==> flow/design.v <==
`timescale 1ns / 1ps
module WcaCicInterp
(
	input wire clock,
	input wire reset,
	input wire enable,
	input wire strobe_cic,
	input wire strobe_if,
	input wire [3:0] log2_rate,
	input  wire [15:0] data_in,
	output wire [15:0] data_out
);
reg [24+15:0] comb1;
reg [24+15:0] comb2;
reg [24+15:0] comb3;
reg [24+15:0] pipe1;
reg [24+15:0] pipe2;
reg [24+15:0] pipe3;
reg [24+15:0] integ1;  
reg [24+15:0] integ2;
reg [24+ 15:0] integ3;
always @(posedge clock)
	if(reset | ~enable)
		begin
			pipe1 <= 0;
			pipe2 <= 0;
			pipe3 <= 0;
			comb1 <= 0;
			comb2 <= 0;
			comb3 <= 0;	
		end
	else if (strobe_cic)
		begin
			comb1 <= data_in;
			pipe1 <= data_in - comb1;
			comb2 <= pipe1;
			pipe2 <= pipe1 - comb2;
			comb3 <= pipe2;
			pipe3 <= pipe2 - comb3;
		end
reg [15:0] data_store;
always @(posedge clock)
	if(reset | ~enable)
		begin
			integ1 <= 0;
			integ2 <= 0;
			integ3 <= 0;
		end
	else if (strobe_if)
		begin
			integ1 <= integ1 + pipe3; 
			integ2 <= integ2 + integ1; 
			integ3 <= integ3 + integ2; 
			case(log2_rate)
				4'h1:  data_store <= integ3[18:3];
				4'h2:  data_store <= integ3[21:6];
				4'h3:  data_store <= integ3[24:9];
				4'h4:  data_store <= integ3[27:12];
				4'h5:  data_store <= integ3[30:15];
				4'h6:  data_store <= integ3[33:18];
				4'h7:  data_store <= integ3[36:21];
				4'h8:  data_store <= integ3[39:24];
				default: data_store <= integ3[15:0];
			endcase
		end
assign data_out = data_store;
endmodule
`timescale 1 ns/100 ps
module WcaCordic12 (reset,ngreset,clock, strobeData, X0, Y0, A0, XN, YN, AN);
  parameter BIT_WIDTH   = 12;
  parameter ITERATIONS  = 12;
  parameter MODE        = 0;  
  input clock, reset, ngreset,strobeData;
  input signed  [BIT_WIDTH-1:0] X0, Y0, A0;
  output signed [BIT_WIDTH-1:0] XN, YN, AN;
  wire signed [BIT_WIDTH-1:0] x_w [ITERATIONS-1:1];
  wire signed [BIT_WIDTH-1:0] y_w [ITERATIONS-1:1];
  wire signed [BIT_WIDTH-1:0] a_w [ITERATIONS-1:1];
    localparam [143:0] arctanLUT = { 12'h0, 12'h1, 12'h1, 12'h3, 12'h5, 12'ha, 12'h14, 12'h29, 12'h51, 12'ha0, 12'h12e,  12'h200  };
    CordicCalc #(0,MODE,BIT_WIDTH) pcc_0(.reset(reset), .ngreset(ngreset), .clock(clock), .strobeData( strobeData),
               .X0(X0), .Y0(Y0), .A0(A0), .aRom(arctanLUT[BIT_WIDTH-1:0]),
               .XN(x_w[1]), .YN(y_w[1]), .AN(a_w[1])  );
    genvar i;
    generate for(i=1; i<ITERATIONS-1; i=i+1) begin: pcc_1
      CordicCalc #(i,MODE,BIT_WIDTH) pcc_1(.reset(reset), .ngreset(ngreset), .clock(clock), .strobeData( strobeData),
               .X0(x_w[i]), .Y0(y_w[i]), .A0(a_w[i]), .aRom(arctanLUT[(i+1)*BIT_WIDTH-1:i*BIT_WIDTH]),
               .XN(x_w[i+1]), .YN(y_w[i+1]), .AN(a_w[i+1])  );
    end
	endgenerate 
    CordicCalc #(ITERATIONS-1,MODE,BIT_WIDTH) pcc_2(.reset(reset),.ngreset(ngreset),.clock(clock), .strobeData( strobeData),
               .X0(x_w[ITERATIONS-1]), .Y0(y_w[ITERATIONS-1]), .A0(a_w[ITERATIONS-1]), 
               .aRom(arctanLUT[ITERATIONS*BIT_WIDTH-1:(ITERATIONS-1)*BIT_WIDTH]),
               .XN(XN), .YN(YN), .AN(AN)  );
endmodule
module CordicCalc(reset,ngreset,clock, strobeData, X0, Y0, A0, XN, YN, AN, aRom);
  parameter RSHIFT = 0;
  parameter MODE = 0;    
  parameter BIT_WIDTH = 12;
  input reset, ngreset, clock, strobeData;
  input  signed [BIT_WIDTH-1:0] X0, Y0, A0;
  input  signed [BIT_WIDTH-1:0] aRom;
  output signed [BIT_WIDTH-1:0] XN, YN, AN;
  wire d;
  reg signed [BIT_WIDTH-1:0] XN, YN, AN;
  assign d = (MODE==0)? A0[BIT_WIDTH-1] : ~Y0[BIT_WIDTH-1];  
  always @ (posedge clock) begin
      if(reset) begin
        AN <=  0;
        XN <=  0;
        YN <=  0;
      end
      else
        if (d & strobeData)    begin 
          AN <=  A0 + aRom; 
          XN <=  X0 + (Y0>>>RSHIFT);
          YN <=  Y0 - (X0>>>RSHIFT);
        end
        else if (strobeData)      begin 
          AN <=  A0 - aRom; 
          XN <=  X0 - (Y0>>>RSHIFT);
          YN <=  Y0 + (X0>>>RSHIFT);
        end       
  end   
endmodule
module WcaUpConverter
(
	input              	clock,
	input              	reset,
	input              	enable,
	input  	wire [7:0]  	cfg,				 
	input  	wire       		strobe_cic,   	 
	input  	wire [31:0] 	phase_cordic, 	 
	input		wire [3:0]  	log2_rate,
	input	  wire			strobe_if,
	input   wire	[31:0] iq_bb_in,
	output  reg		[23:0] iq_if_out
  );
  parameter MODE  =  4'hB; 		 
	wire  aclr = cfg[1];  
	wire [15:0] ihb_in = iq_bb_in[15:0];
	wire [15:0] qhb_in = iq_bb_in[31:16];
	wire [11:0] icor_in;
	wire [11:0] qcor_in;
	wire [23:0] cor_out;
	wire [15:0] icic_in;
	wire [15:0] qcic_in;
	wire hb_strobe_out;
	wire cic_strobe_out;
assign icic_in 		= ihb_in; 
assign qcic_in 		= qhb_in;
generate if( MODE & 3'h2)
  begin
  	wire [15:0] icic_out;
   wire [15:0] qcic_out;
   reg [15:0] icic_latch;
	reg [15:0] qcic_latch;
	WcaCicInterp cic_i (
	 .clock(clock), 
    .reset(reset | aclr), 
    .enable(enable), 
    .strobe_cic(strobe_cic), 
    .strobe_if(strobe_if), 
    .log2_rate(log2_rate), 
    .data_in(icic_in), 
    .data_out(icic_out)
    );
	WcaCicInterp cic_q (
    .clock(clock), 
    .reset(reset | aclr), 
    .enable(enable), 
    .strobe_cic(strobe_cic), 
    .strobe_if(strobe_if), 
    .log2_rate(log2_rate), 
    .data_in(qcic_in), 
    .data_out(qcic_out)
    );
	always @(posedge clock)
	begin
		if( strobe_if)
		 begin
			icic_latch<= icic_out;
			qcic_latch<= qcic_out;
		 end
	end	 
	wire bypassCic    	=  MODE[3] & cfg[3];
   assign icor_in 		= (bypassCic) ? icic_in[15:4] : icic_latch[15:4];
	assign qcor_in 		= (bypassCic) ? qcic_in[15:4] : qcic_latch[15:4] ;
	end
else 
 begin 
    assign icor_in 			= icic_in[15:4] ;
    assign qcor_in 			= qcic_in[15:4] ;
  end   
endgenerate
generate if( MODE & 3'h1)
  begin
  wire [11:0] icordicout_internal;
  wire [11:0] qcordicout_internal;
    reg [11:0] X0;
    reg [11:0] Y0;
    reg [11:0] A0;
    always @(posedge clock) 
     case({strobe_if, phase_cordic[31:30]})
       3'b101 :   
        begin            
            X0 <= -qcor_in;
            Y0 <= icor_in;
            A0 <= phase_cordic[31:20] - 12'h400;                    
        end
       3'b110 :  
        begin
            X0 <= qcor_in;
            Y0 <= -icor_in;
            A0 <= phase_cordic[31:20] + 12'h400;                    
        end
       3'b100:  
			begin
            X0 <= icor_in;
            Y0 <= qcor_in;
            A0 <= phase_cordic [31:20];
        end
       3'b111:  
			begin
            X0 <= icor_in;
            Y0 <= qcor_in;
            A0 <= phase_cordic [31:20];
        end
    endcase
    WcaCordic12  #(12,12,0) cordic
    ( 
       .ngreset(1'b1), .clock(clock),.reset(reset | aclr), .strobeData(strobe_if),
       .X0(X0), .Y0(Y0),.A0(A0),
       .XN(icordicout_internal), .YN(qcordicout_internal), .AN() 
    );	 
	wire bypassCordic    = MODE[3] & cfg[2];
	assign cor_out = (bypassCordic) ? {qcor_in, icor_in} : {qcordicout_internal, icordicout_internal};
  end
else  
  begin
    assign cor_out = {qcor_in, icor_in};
  end
endgenerate 
	always @(posedge clock)
	begin
		if( strobe_if)	iq_if_out <= cor_out;
	end
endmodule  
Memo
Re: synthesis data of WcaUpConverter

Step by step through the tools: WcaUpConverter
Tool output for the design above before and after an edit, in the order of the flow.
Lines under "original" count in the file above, lines under "edited" in the edited file.
"change" is "edited" less "original", of the values as shown.
Cell names lack the library's common part.
A cell with - has no value.
Inputs
  top: WcaUpConverter
  clock port: clock
  standard-cell library: sky130hd
  library corner: tt_025C_1v80

Diff
Unified diff, file above to edited file.
A script made this edit. It changes what the design does and was not meant as an optimisation.
begin of diff
@@ -127,5 +127,5 @@
 	input              	clock,
 	input              	reset,
-	input              	enable,
+	input              	enable_i,
 	input  	wire [7:0]  	cfg,				 
 	input  	wire       		strobe_cic,   	 
@@ -136,4 +136,6 @@
 	output  reg		[23:0] iq_if_out
   );
+  reg enable;
+  always @(posedge clock) enable <= enable_i;
   parameter MODE  =  4'hB; 		 
 	wire  aclr = cfg[1];  
end of diff

Elaborated design
Source: Yosys, flattened and elaborated. Widths are those after wreduce. Registers that Yosys merges into a memory's read port (data or address) are not register bits. Print and check cells do not count. Equal cells are merged and count once.
Storage and ports
  cells after elaboration: original 267, edited 268, change +1
  bits of input ports: original 81, edited 81, change 0
  register bits after elaboration: original 1216, edited 1217, change +1
  output and inout bits: original 24, edited 24, change 0
Operators by class
  reduce/logical cells: original 15, edited 15, change 0
  eq/ne operators: original 12, edited 12, change 0
  muxes and demuxes: original 78, edited 78, change 0
  bitwise logic cells: original 16, edited 16, change 0
  add/subtract/negate cells: original 85, edited 85, change 0
Unchanged operator kinds not shown: 64.

Longest topological paths
Depth = most cells in a row (Yosys ltp): at word level without a register or memory, in the mapped netlist without a sequential cell, where the memories' decode and read muxes count.
Logic depth
  depth in word-level cells: original 4, edited 4, change 0
  ABC_AREA: original 0, edited 0
  depth in mapped cells: original 19, edited 18, change -1
  gate-level depth less buffers: original 18, edited 18, change 0

After synthesis
Yosys stat after the flow's synthesis: flattened, memories mapped to cells. It holds for the ABC_AREA given above (unset counts as 0); a run with the other value may have another netlist.
Mapped netlist
  standard cells after synthesis: original 9061, edited 8943, change -118
  buffers: original 390, edited 372, change -18
  sequential part of the area (um2): original 23022.1, edited 23042.1, change +20.0
  mapped flip-flops: original 1096, edited 1097, change +1
  mapped area (um2): original 75108.3, edited 74756.7, change -351.6
Cells by type
  nor2_1: original 1240, edited 1345, change +105
  o21ai_0: original 555, edited 471, change -84
  nand2_1: original 595, edited 513, change -82
  a21o_1: original 297, edited 324, change +27
  clkbuf_1: original 338, edited 314, change -24
  a211oi_1: original 126, edited 149, change +23
  a21oi_1: original 790, edited 768, change -22
  inv_1: original 534, edited 513, change -21
  nand4_1: original 59, edited 38, change -21
  nand2b_1: original 75, edited 57, change -18
  nor2b_1: original 101, edited 87, change -14
  mux2i_1: original 527, edited 540, change +13
  or3_1: original 44, edited 32, change -12
  a221oi_1: original 23, edited 35, change +12
  buf_2: original 17, edited 5, change -12
  xor2_1: original 217, edited 228, change +11
  nor4_1: original 15, edited 26, change +11
  buf_1: original 34, edited 42, change +8
Unchanged cell types not shown: 15.
The list need not be complete.
The figures by module come from a second, unflattened synthesis with its own total; it is not the netlist above.
Second synthesis, totals
  cell total of the unflattened synthesis: original 10017, edited 10018, change +1
  area (unflattened synthesis) (um2): original 84353.4, edited 84373.4, change +20.0
Each row is one instance without its submodules.
Modules, original
  WcaCicInterp: instances 2, sequential area 6286.0 um2, cells 2422, area 20359.5 um2
  WcaUpConverter: instances 1, sequential area 2522.4 um2, cells 342, area 4292.9 um2
  CordicCalc: instances 1, sequential area 700.7 um2, cells 461, area 3682.3 um2
  CordicCalc: instances 1, sequential area 720.7 um2, cells 458, area 3673.5 um2
  CordicCalc: instances 1, sequential area 720.7 um2, cells 418, area 3430.8 um2
  CordicCalc: instances 1, sequential area 720.7 um2, cells 410, area 3362.0 um2
  CordicCalc: instances 1, sequential area 720.7 um2, cells 413, area 3339.5 um2
  CordicCalc: instances 1, sequential area 720.7 um2, cells 406, area 3246.9 um2
  CordicCalc: instances 1, sequential area 720.7 um2, cells 402, area 3239.4 um2
  CordicCalc: instances 1, sequential area 720.7 um2, cells 387, area 3238.1 um2
  CordicCalc: instances 1, sequential area 720.7 um2, cells 389, area 3133.0 um2
  CordicCalc: instances 1, sequential area 720.7 um2, cells 381, area 3116.7 um2
  CordicCalc: instances 1, sequential area 720.7 um2, cells 367, area 3070.4 um2
  CordicCalc: instances 1, sequential area 720.7 um2, cells 337, area 2801.4 um2
  WcaCordic12: instances 1, sequential area 0.0 um2, cells 2, area 7.5 um2
Modules, edited
  WcaCicInterp: instances 2, sequential area 6286.0 um2, cells 2422, area 20359.5 um2
  WcaUpConverter: instances 1, sequential area 2542.4 um2, cells 343, area 4312.9 um2
  CordicCalc: instances 1, sequential area 700.7 um2, cells 461, area 3682.3 um2
  CordicCalc: instances 1, sequential area 720.7 um2, cells 458, area 3673.5 um2
  CordicCalc: instances 1, sequential area 720.7 um2, cells 418, area 3430.8 um2
  CordicCalc: instances 1, sequential area 720.7 um2, cells 410, area 3362.0 um2
  CordicCalc: instances 1, sequential area 720.7 um2, cells 413, area 3339.5 um2
  CordicCalc: instances 1, sequential area 720.7 um2, cells 406, area 3246.9 um2
  CordicCalc: instances 1, sequential area 720.7 um2, cells 402, area 3239.4 um2
  CordicCalc: instances 1, sequential area 720.7 um2, cells 387, area 3238.1 um2
  CordicCalc: instances 1, sequential area 720.7 um2, cells 389, area 3133.0 um2
  CordicCalc: instances 1, sequential area 720.7 um2, cells 381, area 3116.7 um2
  CordicCalc: instances 1, sequential area 720.7 um2, cells 367, area 3070.4 um2
  CordicCalc: instances 1, sequential area 720.7 um2, cells 337, area 2801.4 um2
  WcaCordic12: instances 1, sequential area 0.0 um2, cells 2, area 7.5 um2

Path before layout
Source: OpenSTA report_checks on the synthesized netlist (no wires, ideal clock, input and output delay 20% of the period each), path of least setup slack; recovery checks are left aside. Register names are those of the netlist, which keeps one name where synthesis merged equal registers.
Timing post-synthesis
  path type: original input -> register, edited input -> register
  from: original in strobe_if, edited in strobe_if
  to: original reg genblk2.cordic.pcc_1[10].pcc_1.XN[11], edited reg genblk2.cordic.pcc_1[10].pcc_1.XN[11]
  launch time at the first pin (ns): original 1.600, edited 1.600, change 0.000
  period (ns): original 8.0, edited 8.0, change 0.0
  path buffers: original 2, edited 1, change -1
  required time (ns): original 7.872, edited 7.872, change 0.000
  input delay (ns): original 1.600, edited 1.600, change 0.000
  stages on the path: original 15, edited 14, change -1
  path slack (ns): original 2.719, edited 2.903, change +0.184
  arrival time (ns): original 5.154, edited 4.969, change -0.185
  path delay (ns): original 3.682, edited 3.497, change -0.185
  library setup time (ns): original 0.128, edited 0.128, change 0.000
  period reached after synthesis (ns): original 5.281, edited 5.097, change -0.184
"path delay" = arrival - input delay + setup time.
"stages on the path": output pins that drive a net of the path, with the launching flip-flop's if there is one; two outputs of one cell count as two.
"period reached after synthesis" = period - worst setup slack (recovery checks aside). The figure is calculated, with input and output delays left at 20% of the set period.
The rows between start and end are the longest chain of elaborated cells between them; the timing report does not say that the signal goes this way. Where chains are equally long, one stands for them.
Each line given opens the expression or statement behind the cell; cells for indexed reads and writes are added by Yosys, which also makes memories of some case tables.
A register here has more assigning lines than the two given.
Between the ends, post-synthesis, original
  cells stage by stage: clkbuf_1 clkbuf_1 nand2_1 o21ai_0 ha_1 a21oi_1 o21bai_1 a21oi_1 o21bai_1 a21oi_1 o21ai_0 o41ai_1 xnor3_1 mux2i_1 nor2_1
  length of the longest elaborated chain: 2
  elaborated cells on any way between the ends: 4
  RTL lines with such cells: 2
  those cells by class: 2 x mux; 1 x logic; 1 x reduce/logical
Ends and longest elaborated chain, post-synthesis, original
  start, declared: RTL line 134  | input wire strobe_if,
  12-bit 2-to-1 mux: RTL line 118  | else if (strobeData)      begin
  12-bit 2-to-1 mux: RTL line 113  | if (d & strobeData)    begin
  end, assigned: RTL line 115  | XN <=  X0 + (Y0>>>RSHIFT);
  end, assigned: RTL line 120  | XN <=  X0 - (Y0>>>RSHIFT);
  end, declared: RTL line 102  | output signed [BIT_WIDTH-1:0] XN, YN, AN;
Between the ends, post-synthesis, edited
  cells stage by stage: clkbuf_1 nand2_1 o21ai_0 ha_1 a21oi_1 o21bai_1 a21oi_1 o21bai_1 a21oi_1 o21ai_0 o41ai_1 xnor3_1 mux2i_1 nor2_1
  length of the longest elaborated chain: 2
  elaborated cells on any way between the ends: 4
  RTL lines with such cells: 2
  those cells by class: 2 x mux; 1 x logic; 1 x reduce/logical
Ends and longest elaborated chain, post-synthesis, edited
  start, declared: RTL line 134  | input wire strobe_if,
  12-bit 2-to-1 mux: RTL line 118  | else if (strobeData)      begin
  12-bit 2-to-1 mux: RTL line 113  | if (d & strobeData)    begin
  end, assigned: RTL line 115  | XN <=  X0 + (Y0>>>RSHIFT);
  end, assigned: RTL line 120  | XN <=  X0 - (Y0>>>RSHIFT);
  end, declared: RTL line 102  | output signed [BIT_WIDTH-1:0] XN, YN, AN;

Path in the finished layout
Path of least setup slack in the final report of the runs of pair 1 (OpenROAD, finished layout, wires in). Where an end is a register, its clock arrival counts in the times.
Timing post-layout
  path type: original input -> register, edited input -> register
  from: original in strobe_if, edited in strobe_if
  to: original reg genblk2.cordic.pcc_1[10].pcc_1.YN[11], edited reg genblk2.cordic.pcc_1[6].pcc_1.YN[11]
  launch time at the first pin (ns): original 1.60, edited 1.60, change 0.00
  library setup time (ns): original 0.14, edited 0.09, change -0.05
  period (ns): original 8.0, edited 8.0, change 0.0
  required time (ns): original 8.63, edited 8.67, change +0.04
  input delay (ns): original 1.60, edited 1.60, change 0.00
  path slack (ns): original 2.87, edited 2.60, change -0.27
  stages on the path: original 14, edited 17, change +3
  arrival time (ns): original 5.77, edited 6.08, change +0.31
  path buffers: original 1, edited 2, change +1
The rows between start and end are the longest chain of elaborated cells between them; the timing report does not say that the signal goes this way. Where chains are equally long, one stands for them.
A register here has more assigning lines than the two given.
Between the ends, post-layout, original
  cells stage by stage: buf_8 nand2_1 mux2i_1 ha_1 o21ai_0 a21boi_0 o21ai_0 a21boi_0 o21ai_0 a21boi_0 o21ai_0 a21oi_1 xnor2_1 a21oi_1
  length of the longest elaborated chain: 2
  elaborated cells on any way between the ends: 4
  RTL lines with such cells: 2
  those cells by class: 2 x mux; 1 x logic; 1 x reduce/logical
Ends and longest elaborated chain, post-layout, original
  start, declared: RTL line 134  | input wire strobe_if,
  12-bit 2-to-1 mux: RTL line 118  | else if (strobeData)      begin
  12-bit 2-to-1 mux: RTL line 113  | if (d & strobeData)    begin
  end, assigned: RTL line 116  | YN <=  Y0 - (X0>>>RSHIFT);
  end, assigned: RTL line 121  | YN <=  Y0 + (X0>>>RSHIFT);
  end, declared: RTL line 102  | output signed [BIT_WIDTH-1:0] XN, YN, AN;
Between the ends, post-layout, edited
  cells stage by stage: buf_8 buf_4 nand2_1 clkinv_1 nor2_1 xnor2_1 ha_1 o21ai_0 a21boi_0 o21ai_0 a21boi_0 o21ai_0 a21boi_0 o21ai_0 a21oi_1 xnor2_1 a211oi_1
  length of the longest elaborated chain: 2
  elaborated cells on any way between the ends: 4
  RTL lines with such cells: 2
  those cells by class: 2 x mux; 1 x logic; 1 x reduce/logical
Ends and longest elaborated chain, post-layout, edited
  start, declared: RTL line 134  | input wire strobe_if,
  12-bit 2-to-1 mux: RTL line 118  | else if (strobeData)      begin
  12-bit 2-to-1 mux: RTL line 113  | if (d & strobeData)    begin
  end, assigned: RTL line 116  | YN <=  Y0 - (X0>>>RSHIFT);
  end, assigned: RTL line 121  | YN <=  Y0 + (X0>>>RSHIFT);
  end, declared: RTL line 102  | output signed [BIT_WIDTH-1:0] XN, YN, AN;

Measured runs
Both versions went through the flow (Yosys, OpenROAD) with the same settings in each pair. Constraints: input delay and output delay 20% of the set period each, output load 0.01 pF.
Settings, pair 1
  CORE_UTILIZATION: 40
  period_ns: 8.0
  CAP_MARGIN: 20
  CORE_MARGIN: 2
  SLEW_MARGIN: 20
Final reports, pair 1
  area of the die (um2): original 191253.0, edited 190366.0, change -887.0
  utilization of the finished layout: original 0.442, edited 0.443, change +0.001
  smallest setup slack (ns): original 2.866, edited 2.598, change -0.268
  Yosys chip area after synthesis (um2): original 75108.3, edited 74756.7, change -351.6
Settings, pair 2
  ABC_AREA: 1
  CELL_PAD_IN_SITES_DETAIL_PLACEMENT: 1
  CELL_PAD_IN_SITES_GLOBAL_PLACEMENT: 2
  CORE_MARGIN: 4
  CORE_UTILIZATION: 15
  CTS_CLUSTER_SIZE: 21
  MAX_ROUTING_LAYER: met4
  PLACE_DENSITY_LB_ADDON: 0.02
  SLEW_MARGIN: 20
  TNS_END_PERCENT: 40
  period_ns: 5.39
  CAP_MARGIN: 20
Final reports, pair 2
  area of the die (um2): original 602681.0, edited 602906.0, change +225.0
  utilization of the finished layout: original 0.178, edited 0.178, change 0.000
  smallest setup slack (ns): original 2.000, edited 1.964, change -0.036
  Yosys chip area after synthesis (um2): original 88548.7, edited 88582.5, change +33.8
